==> flow/design.v <==
module gca_dlnv(
    input [31:0]    coord0,
    input [31:0]    coord1,
    input           ld,
    input           step,
    input           CLK,
    output          FC,
    output [20:0]   ADDR
);
    reg         [15:0] x0;
    reg         [15:0] y0;
    wire        [15:0] x1;
    wire        [15:0] y1;
    reg  signed [15:0] dx, dy;
    reg  signed [15:0] sx, sy;
    reg  signed [15:0] error;
    wire signed [15:0] e2;
    assign x1 = {5'b0, coord1[10:0]};
    assign y1 = {6'b0, coord1[20:11]};
    assign e2 = error <<< 1;
    assign ADDR = {y0[9:0], x0[10:0]};
    assign FC = !ld && (x0 == x1 && y0 == y1 || e2 >= dy && x0 == x1 || e2 <= dx && y0 == y1);
    always @(posedge CLK) begin
        if(ld) begin
            x0 <= {5'b0, coord0[10:0]};
            y0 <= {6'b0, coord0[20:11]};
            sx <= (x0 > x1) ? -16'd1 : 16'd1;
            sy <= (y0 > y1) ? -16'd1 : 16'd1;
            dx <= (x0 < x1) ? (x1 - x0) : (x0 - x1);
            dy <= (y1 < y0) ? (y1 - y0) : (y0 - y1);
            error <= dx + dy;
        end
        if(step && !ld) begin
            if(e2 >= dy) x0 <= x0 + sx;
            if(e2 <= dx) y0 <= y0 + sy;
            if(e2 >= dy && e2 <= dx)
                error <= error + dx + dy;
            else if(e2 >= dy)
                error <= error + dy;
            else if(e2 <= dx)
                error <= error + dx;
        end
    end
endmodule
# Reports on gca_dlnv

Each step is given for the RTL above and for the edited RTL.
Lines under "original" count in the file above, lines under "edited" in the edited file.
"change" is "edited" less "original", of the values as shown; "relative change" is that difference over "original", in percent.
The mark - stands for no value.

Design top: gca_dlnv
Clock port: CLK
Standard-cell library: sky130hd
Corner: tt_025C_1v80

# Edit of the RTL

Unified diff, file above to edited file.
The edited RTL no longer does the same as the RTL above: the edit was made by script, with no optimisation intended.

```diff
@@ -1,5 +1,5 @@
 module gca_dlnv(
     input [31:0]    coord0,
-    input [31:0]    coord1,
+    input [31:0]    coord1_pin,
     input           ld,
     input           step,
@@ -8,4 +8,6 @@
     output [20:0]   ADDR
 );
+    reg [31:0] coord1;
+    always @(posedge CLK) coord1 <= coord1_pin;
     reg         [15:0] x0;
     reg         [15:0] y0;
```

# Word-level counts

Yosys after proc, flatten, opt, wreduce and memory -nomap, before mapping. Enables and synchronous resets that opt folds into registers are not counted as muxes. Memory bits, and registers merged into a memory's read port (data or address), are not among the register bits. Print and check cells are not counted. Equal cells are merged and count once.

Bit counts:

| element                    | original | edited | change | relative change (%) |
| register bits              | 112      | 133    | +21    | +18.75 |
| input bits                 | 67       | 67     | 0      | 0.00 |
| output and inout port bits | 22       | 22     | 0      | 0.00 |
| elaborated cells           | 49       | 50     | +1     | +2.04 |

Operators by class:

| element                          | original | edited | change | relative change (%) |
| add/subtract/negate cells        | 10       | 10     | 0      | 0.00 |
| $lt $le $gt $ge                  | 6        | 6      | 0      | 0.00 |
| eq/ne operators                  | 2        | 2      | 0      | 0.00 |
| muxes and demuxes                | 15       | 15     | 0      | 0.00 |
| reductions and logical operators | 9        | 9      | 0      | 0.00 |

Operator list:

| operator                                                   | original | edited | change | relative change (%) |
| 16-bit 2-to-1 mux                                          | 15       | 15     | 0      | 0.00 |
| 16-bit adder                                               | 6        | 6      | 0      | 0.00 |
| 1-bit logical AND                                          | 6        | 6      | 0      | 0.00 |
| 1-bit logical OR                                           | 2        | 2      | 0      | 0.00 |
| 16-bit by 10-bit == test with 1-bit output                 | 1        | 1      | 0      | 0.00 |
| 16-bit by 11-bit == test with 1-bit output                 | 1        | 1      | 0      | 0.00 |
| 16-bit greater-or-equal comparator                         | 1        | 1      | 0      | 0.00 |
| 16-bit by 10-bit greater-than comparator with 1-bit output | 1        | 1      | 0      | 0.00 |
| 16-bit by 11-bit greater-than comparator with 1-bit output | 1        | 1      | 0      | 0.00 |
| 16-bit less-or-equal comparator                            | 1        | 1      | 0      | 0.00 |
| 1-bit logical NOT                                          | 1        | 1      | 0      | 0.00 |
| 10-bit by 16-bit < comparator with 1-bit output            | 1        | 1      | 0      | 0.00 |
| 16-bit by 11-bit < comparator with 1-bit output            | 1        | 1      | 0      | 0.00 |
| 10-bit by 16-bit subtractor with 16-bit output             | 1        | 1      | 0      | 0.00 |
| 11-bit by 16-bit subtractor with 16-bit output             | 1        | 1      | 0      | 0.00 |
| 16-bit by 10-bit subtractor with 16-bit output             | 1        | 1      | 0      | 0.00 |
| 16-bit by 11-bit subtractor with 16-bit output             | 1        | 1      | 0      | 0.00 |

# Longest topological paths

Yosys ltp: most cells in a row. Word level: on the elaborated netlist, between registers, memories and ports. Mapped: between sequential cells and ports; inverters and the memories' decode and read muxes count.

Logic depth:

| element                      | original | edited | change | relative change (%) |
| depth after elaboration      | 6        | 6      | 0      | 0.00 |
| ABC_AREA                     | 0        | 0      | -      | - |
| depth in mapped cells        | 17       | 17     | 0      | 0.00 |
| mapped depth without buffers | 17       | 17     | 0      | 0.00 |

# After synthesis

Yosys stat after the flow's synthesis: flattened, memories mapped to cells. It holds for the ABC_AREA given above (unset counts as 0); a run with the other value may have another netlist.

Cells by type:

| cell                      | original | edited | change | relative change (%) |
| sky130_fd_sc_hd__dfxtp_1  | 47       | 68     | +21    | +44.68 |
| sky130_fd_sc_hd__ha_1     | 158      | 158    | 0      | 0.00 |
| sky130_fd_sc_hd__inv_1    | 102      | 102    | 0      | 0.00 |
| sky130_fd_sc_hd__a21oi_1  | 95       | 95     | 0      | 0.00 |
| sky130_fd_sc_hd__nor2_1   | 83       | 83     | 0      | 0.00 |
| sky130_fd_sc_hd__nand2_1  | 79       | 79     | 0      | 0.00 |
| sky130_fd_sc_hd__xnor2_1  | 58       | 58     | 0      | 0.00 |
| sky130_fd_sc_hd__o21ai_0  | 54       | 54     | 0      | 0.00 |
| sky130_fd_sc_hd__a21o_1   | 51       | 51     | 0      | 0.00 |
| sky130_fd_sc_hd__mux2i_1  | 39       | 39     | 0      | 0.00 |
| sky130_fd_sc_hd__o21ai_1  | 37       | 37     | 0      | 0.00 |
| sky130_fd_sc_hd__edfxtp_1 | 34       | 34     | 0      | 0.00 |
| sky130_fd_sc_hd__nor3_1   | 34       | 34     | 0      | 0.00 |
| sky130_fd_sc_hd__xor2_1   | 33       | 33     | 0      | 0.00 |
| sky130_fd_sc_hd__a211oi_1 | 23       | 23     | 0      | 0.00 |
| sky130_fd_sc_hd__nor2b_1  | 22       | 22     | 0      | 0.00 |
| sky130_fd_sc_hd__o21a_1   | 22       | 22     | 0      | 0.00 |
| sky130_fd_sc_hd__buf_4    | 21       | 21     | 0      | 0.00 |

The list need not be complete.

Synthesis totals:

| element               | original | edited  | change | relative change (%) |
| cell count            | 1263     | 1284    | +21    | +1.66 |
| synthesis area (um2)  | 10353.7  | 10774.1 | +420.4 | +4.06 |
| sequential area (um2) | 1961.9   | 2382.3  | +420.4 | +21.43 |
| mapped flip-flops     | 81       | 102     | +21    | +25.93 |
| buffers               | 56       | 56      | 0      | 0.00 |

# Timing after synthesis

Path of least setup slack by OpenSTA after synthesis, without wires, with an ideal clock, recovery checks aside; 20% of the period is set as input and as output delay. Where synthesis merged equal registers, the netlist keeps one of their names.

Timing post-synthesis:

| element                             | original             | edited               | change | relative change (%) |
| path type                           | register to register | register to register | -      | - |
| from                                | register dx[0]       | register dx[0]       | -      | - |
| to                                  | register error[14]   | register error[14]   | -      | - |
| period (ns)                         | 5.0                  | 5.0                  | 0.0    | 0.00 |
| setup time (ns)                     | 0.069                | 0.069                | 0.000  | - |
| launch time at the first pin (ns)   | 0.000                | 0.000                | 0.000  | - |
| arrival time (ns)                   | 3.688                | 3.688                | 0.000  | 0.00 |
| data required time (ns)             | 4.931                | 4.931                | 0.000  | 0.00 |
| slack (ns)                          | 1.243                | 1.243                | 0.000  | - |
| path delay (ns)                     | 3.757                | 3.757                | 0.000  | 0.00 |
| stages                              | 18                   | 18                   | 0      | 0.00 |
| path buffers                        | 0                    | 0                    | 0      | - |
| period reached after synthesis (ns) | 3.757                | 3.757                | 0.000  | 0.00 |

"path delay" = arrival - input delay + setup time.
"stages" counts driving pins, that of a launching flip-flop among them; a cell with two outputs on the path counts twice.
"period reached after synthesis" = period - worst setup slack (recovery checks aside). The figure is calculated, with input and output delays left at 20% of the set period.
The rows between start and end are the longest chain of elaborated cells between them; the timing report does not say that the signal goes this way. Where chains are equally long, one stands for them.
Each line given opens the expression or statement behind the cell; cells for indexed reads and writes are added by Yosys, which also makes memories of some case tables.
At most two assigning lines are given for a register; there are more.

On the way, post-synthesis, original:
Cells stage by stage: sky130_fd_sc_hd__edfxtp_1 sky130_fd_sc_hd__ha_1 sky130_fd_sc_hd__fa_1 sky130_fd_sc_hd__a211oi_1 sky130_fd_sc_hd__o21ai_1 sky130_fd_sc_hd__a31oi_1 sky130_fd_sc_hd__o21bai_1 sky130_fd_sc_hd__a21o_1 sky130_fd_sc_hd__xor2_1 sky130_fd_sc_hd__ha_1 sky130_fd_sc_hd__nand2_1 sky130_fd_sc_hd__nor2_1 sky130_fd_sc_hd__a221o_1 sky130_fd_sc_hd__o41a_1 sky130_fd_sc_hd__xnor2_1 sky130_fd_sc_hd__nor2_1 sky130_fd_sc_hd__xnor3_1 sky130_fd_sc_hd__o21ai_1
Cells in the longest elaborated chain: 6
Elaborated cells on any way between the ends: 10
Classes of those cells: add/sub (3); compare (1); mux (5); reduce/logical (1)

Ends and longest elaborated chain, post-synthesis, original:

| element           | line | RTL |
| from (decl)       | 14   | `reg  signed [15:0] dx, dy;` |
| from (assign)     | 29   | `dx <= (x0 < x1) ? (x1 - x0) : (x0 - x1);` |
| 16-bit adder      | 31   | `error <= dx + dy;` |
| 16-bit 2-to-1 mux | 24   | `if(ld) begin` |
| 16-bit 2-to-1 mux | 40   | `else if(e2 <= dx)` |
| 16-bit 2-to-1 mux | 38   | `else if(e2 >= dy)` |
| 16-bit 2-to-1 mux | 36   | `if(e2 >= dy && e2 <= dx)` |
| 16-bit 2-to-1 mux | 33   | `if(step && !ld) begin` |
| to (assign)       | 31   |  |
| to (assign)       | 37   | `error <= error + dx + dy;` |
| to (decl)         | 16   | `reg  signed [15:0] error;` |

On the way, post-synthesis, edited:
Cells stage by stage: sky130_fd_sc_hd__edfxtp_1 sky130_fd_sc_hd__ha_1 sky130_fd_sc_hd__fa_1 sky130_fd_sc_hd__a211oi_1 sky130_fd_sc_hd__o21ai_1 sky130_fd_sc_hd__a31oi_1 sky130_fd_sc_hd__o21bai_1 sky130_fd_sc_hd__a21o_1 sky130_fd_sc_hd__xor2_1 sky130_fd_sc_hd__ha_1 sky130_fd_sc_hd__nand2_1 sky130_fd_sc_hd__nor2_1 sky130_fd_sc_hd__a221o_1 sky130_fd_sc_hd__o41a_1 sky130_fd_sc_hd__xnor2_1 sky130_fd_sc_hd__nor2_1 sky130_fd_sc_hd__xnor3_1 sky130_fd_sc_hd__o21ai_1
Cells in the longest elaborated chain: 6
Elaborated cells on any way between the ends: 10
Classes of those cells: add/sub (3); compare (1); mux (5); reduce/logical (1)

Ends and longest elaborated chain, post-synthesis, edited:

| element           | line | RTL |
| from (decl)       | 16   | `reg  signed [15:0] dx, dy;` |
| from (assign)     | 31   | `dx <= (x0 < x1) ? (x1 - x0) : (x0 - x1);` |
| 16-bit adder      | 33   | `error <= dx + dy;` |
| 16-bit 2-to-1 mux | 26   | `if(ld) begin` |
| 16-bit 2-to-1 mux | 42   | `else if(e2 <= dx)` |
| 16-bit 2-to-1 mux | 40   | `else if(e2 >= dy)` |
| 16-bit 2-to-1 mux | 38   | `if(e2 >= dy && e2 <= dx)` |
| 16-bit 2-to-1 mux | 35   | `if(step && !ld) begin` |
| to (assign)       | 33   |  |
| to (assign)       | 39   | `error <= error + dx + dy;` |
| to (decl)         | 18   | `reg  signed [15:0] error;` |

# Timing after layout

Path of least setup slack in the final report of the runs of pair 1 (OpenROAD, finished layout, wires in). Where an end is a register, its clock arrival counts in the times.

Timing after layout:

| element                           | original        | edited             | change | relative change (%) |
| path type                         | input to output | register to output | -      | - |
| from                              | input coord1[8] | register dy[1]     | -      | - |
| to                                | output FC       | output FC          | -      | - |
| period (ns)                       | 4.56            | 4.56               | 0.00   | 0.00 |
| input delay (ns)                  | 0.91            | -                  | -      | - |
| external output delay (ns)        | 0.91            | 0.91               | 0.00   | 0.00 |
| launch time at the first pin (ns) | 0.91            | 0.36               | -0.55  | -60.44 |
| arrival time (ns)                 | 3.40            | 3.45               | +0.05  | +1.47 |
| data required time (ns)           | 3.65            | 3.65               | 0.00   | 0.00 |
| slack (ns)                        | 0.25            | 0.20               | -0.05  | - |
| stages                            | 10              | 12                 | +2     | +20.00 |
| path buffers                      | 3               | 1                  | -2     | -66.67 |

The rows between start and end are the longest chain of elaborated cells between them; the timing report does not say that the signal goes this way. Where chains are equally long, one stands for them.

On the way, after layout, original:
Cells stage by stage: sky130_fd_sc_hd__clkdlybuf4s50_1 sky130_fd_sc_hd__ha_1 sky130_fd_sc_hd__nand3_1 sky130_fd_sc_hd__nor2_1 sky130_fd_sc_hd__nand2_1 sky130_fd_sc_hd__nor4_1 sky130_fd_sc_hd__buf_4 sky130_fd_sc_hd__a22oi_1 sky130_fd_sc_hd__nor2_1 sky130_fd_sc_hd__clkdlybuf4s50_1
Cells in the longest elaborated chain: 5
Elaborated cells on any way between the ends: 6
Source lines of those cells: 1
Classes of those cells: eq/ne (1); reduce/logical (5)

Ends and longest elaborated chain, after layout, original:

| element                                    | line | RTL |
| from (decl)                                | 3    | `input [31:0]    coord1,` |
| 16-bit by 11-bit == test with 1-bit output | 22   | `assign FC = !ld && (x0 == x1 && y0 == y1 \|\| e2 >= dy && x0 == x1 \|\| e2 <= dx && y0 == y1);` |
| 1-bit logical AND                          | 22   |  |
| 1-bit logical OR x2                        | 22   |  |
| 1-bit logical AND                          | 22   |  |
| to (decl)                                  | 7    | `output          FC,` |

On the way, after layout, edited:
Cells stage by stage: sky130_fd_sc_hd__edfxtp_1 sky130_fd_sc_hd__inv_1 sky130_fd_sc_hd__ha_1 sky130_fd_sc_hd__nor2b_1 sky130_fd_sc_hd__o31ai_1 sky130_fd_sc_hd__a21oi_1 sky130_fd_sc_hd__o31a_1 sky130_fd_sc_hd__mux2i_2 sky130_fd_sc_hd__nand2_1 sky130_fd_sc_hd__a22oi_1 sky130_fd_sc_hd__nor2_1 sky130_fd_sc_hd__clkdlybuf4s50_1
Cells in the longest elaborated chain: 5
Elaborated cells on any way between the ends: 5
Classes of those cells: compare (1); reduce/logical (4)

Ends and longest elaborated chain, after layout, edited:

| element                            | line | RTL |
| from (decl)                        | 16   | `reg  signed [15:0] dx, dy;` |
| from (assign)                      | 32   | `dy <= (y1 < y0) ? (y1 - y0) : (y0 - y1);` |
| 16-bit greater-or-equal comparator | 24   | `assign FC = !ld && (x0 == x1 && y0 == y1 \|\| e2 >= dy && x0 == x1 \|\| e2 <= dx && y0 == y1);` |
| 1-bit logical AND                  | 24   |  |
| 1-bit logical OR x2                | 24   |  |
| 1-bit logical AND                  | 24   |  |
| to (decl)                          | 7    | `output          FC,` |

# Layout results

Runs of the flow (Yosys, OpenROAD) on both versions; the two runs of a pair have the same settings. The constraints put input and output delay at 20% of the set period each and load the outputs with 0.01 pF.

Flow settings, pair 1:
period_ns: 4.56
CAP_MARGIN: 20
CORE_MARGIN: 2
CORE_UTILIZATION: 40
SLEW_MARGIN: 20

Final reports, pair 1:

| element                            | original | edited  | change  | relative change (%) |
| cell area after synthesis (um2)    | 10353.7  | 10774.1 | +420.4  | +4.06 |
| overall die area (um2)             | 27187.1  | 28264.3 | +1077.2 | +3.96 |
| utilization (%)                    | 46.3     | 44.9    | -1.4    | - |
| setup slack of the worst path (ns) | 0.252    | 0.200   | -0.052  | - |
| final setup TNS (ns)               | 0.000    | 0.000   | 0.000   | - |
| lowest hold slack (ns)             | 0.540    | 0.525   | -0.015  | - |
| achieved period (ns)               | 4.308    | 4.360   | +0.052  | +1.21 |

Flow settings, pair 2:
ABC_AREA: 0
CAP_MARGIN: 10
CORE_UTILIZATION: 69
CTS_CLUSTER_DIAMETER: 50
GPL_ROUTABILITY_DRIVEN: 0
GPL_TIMING_DRIVEN: 0
MIN_ROUTING_LAYER: met1
PLACE_DENSITY_LB_ADDON: 0.18
SLEW_MARGIN: 30
TNS_END_PERCENT: 50
period_ns: 4.19
CORE_MARGIN: 2

Final reports, pair 2:

| element                            | original | edited  | change | relative change (%) |
| cell area after synthesis (um2)    | 10353.7  | 10774.1 | +420.4 | +4.06 |
| overall die area (um2)             | 16001.0  | 16630.7 | +629.7 | +3.94 |
| utilization (%)                    | 80.2     | 79.5    | -0.7   | - |
| setup slack of the worst path (ns) | 0.096    | 0.096   | 0.000  | - |
| final setup TNS (ns)               | 0.000    | 0.000   | 0.000  | - |
| lowest hold slack (ns)             | 0.550    | 0.534   | -0.016 | - |
| achieved period (ns)               | 4.094    | 4.094   | 0.000  | 0.00 |

"achieved period" = clock period - worst setup slack. The figure is calculated, with input and output delays left at 20% of the set period.
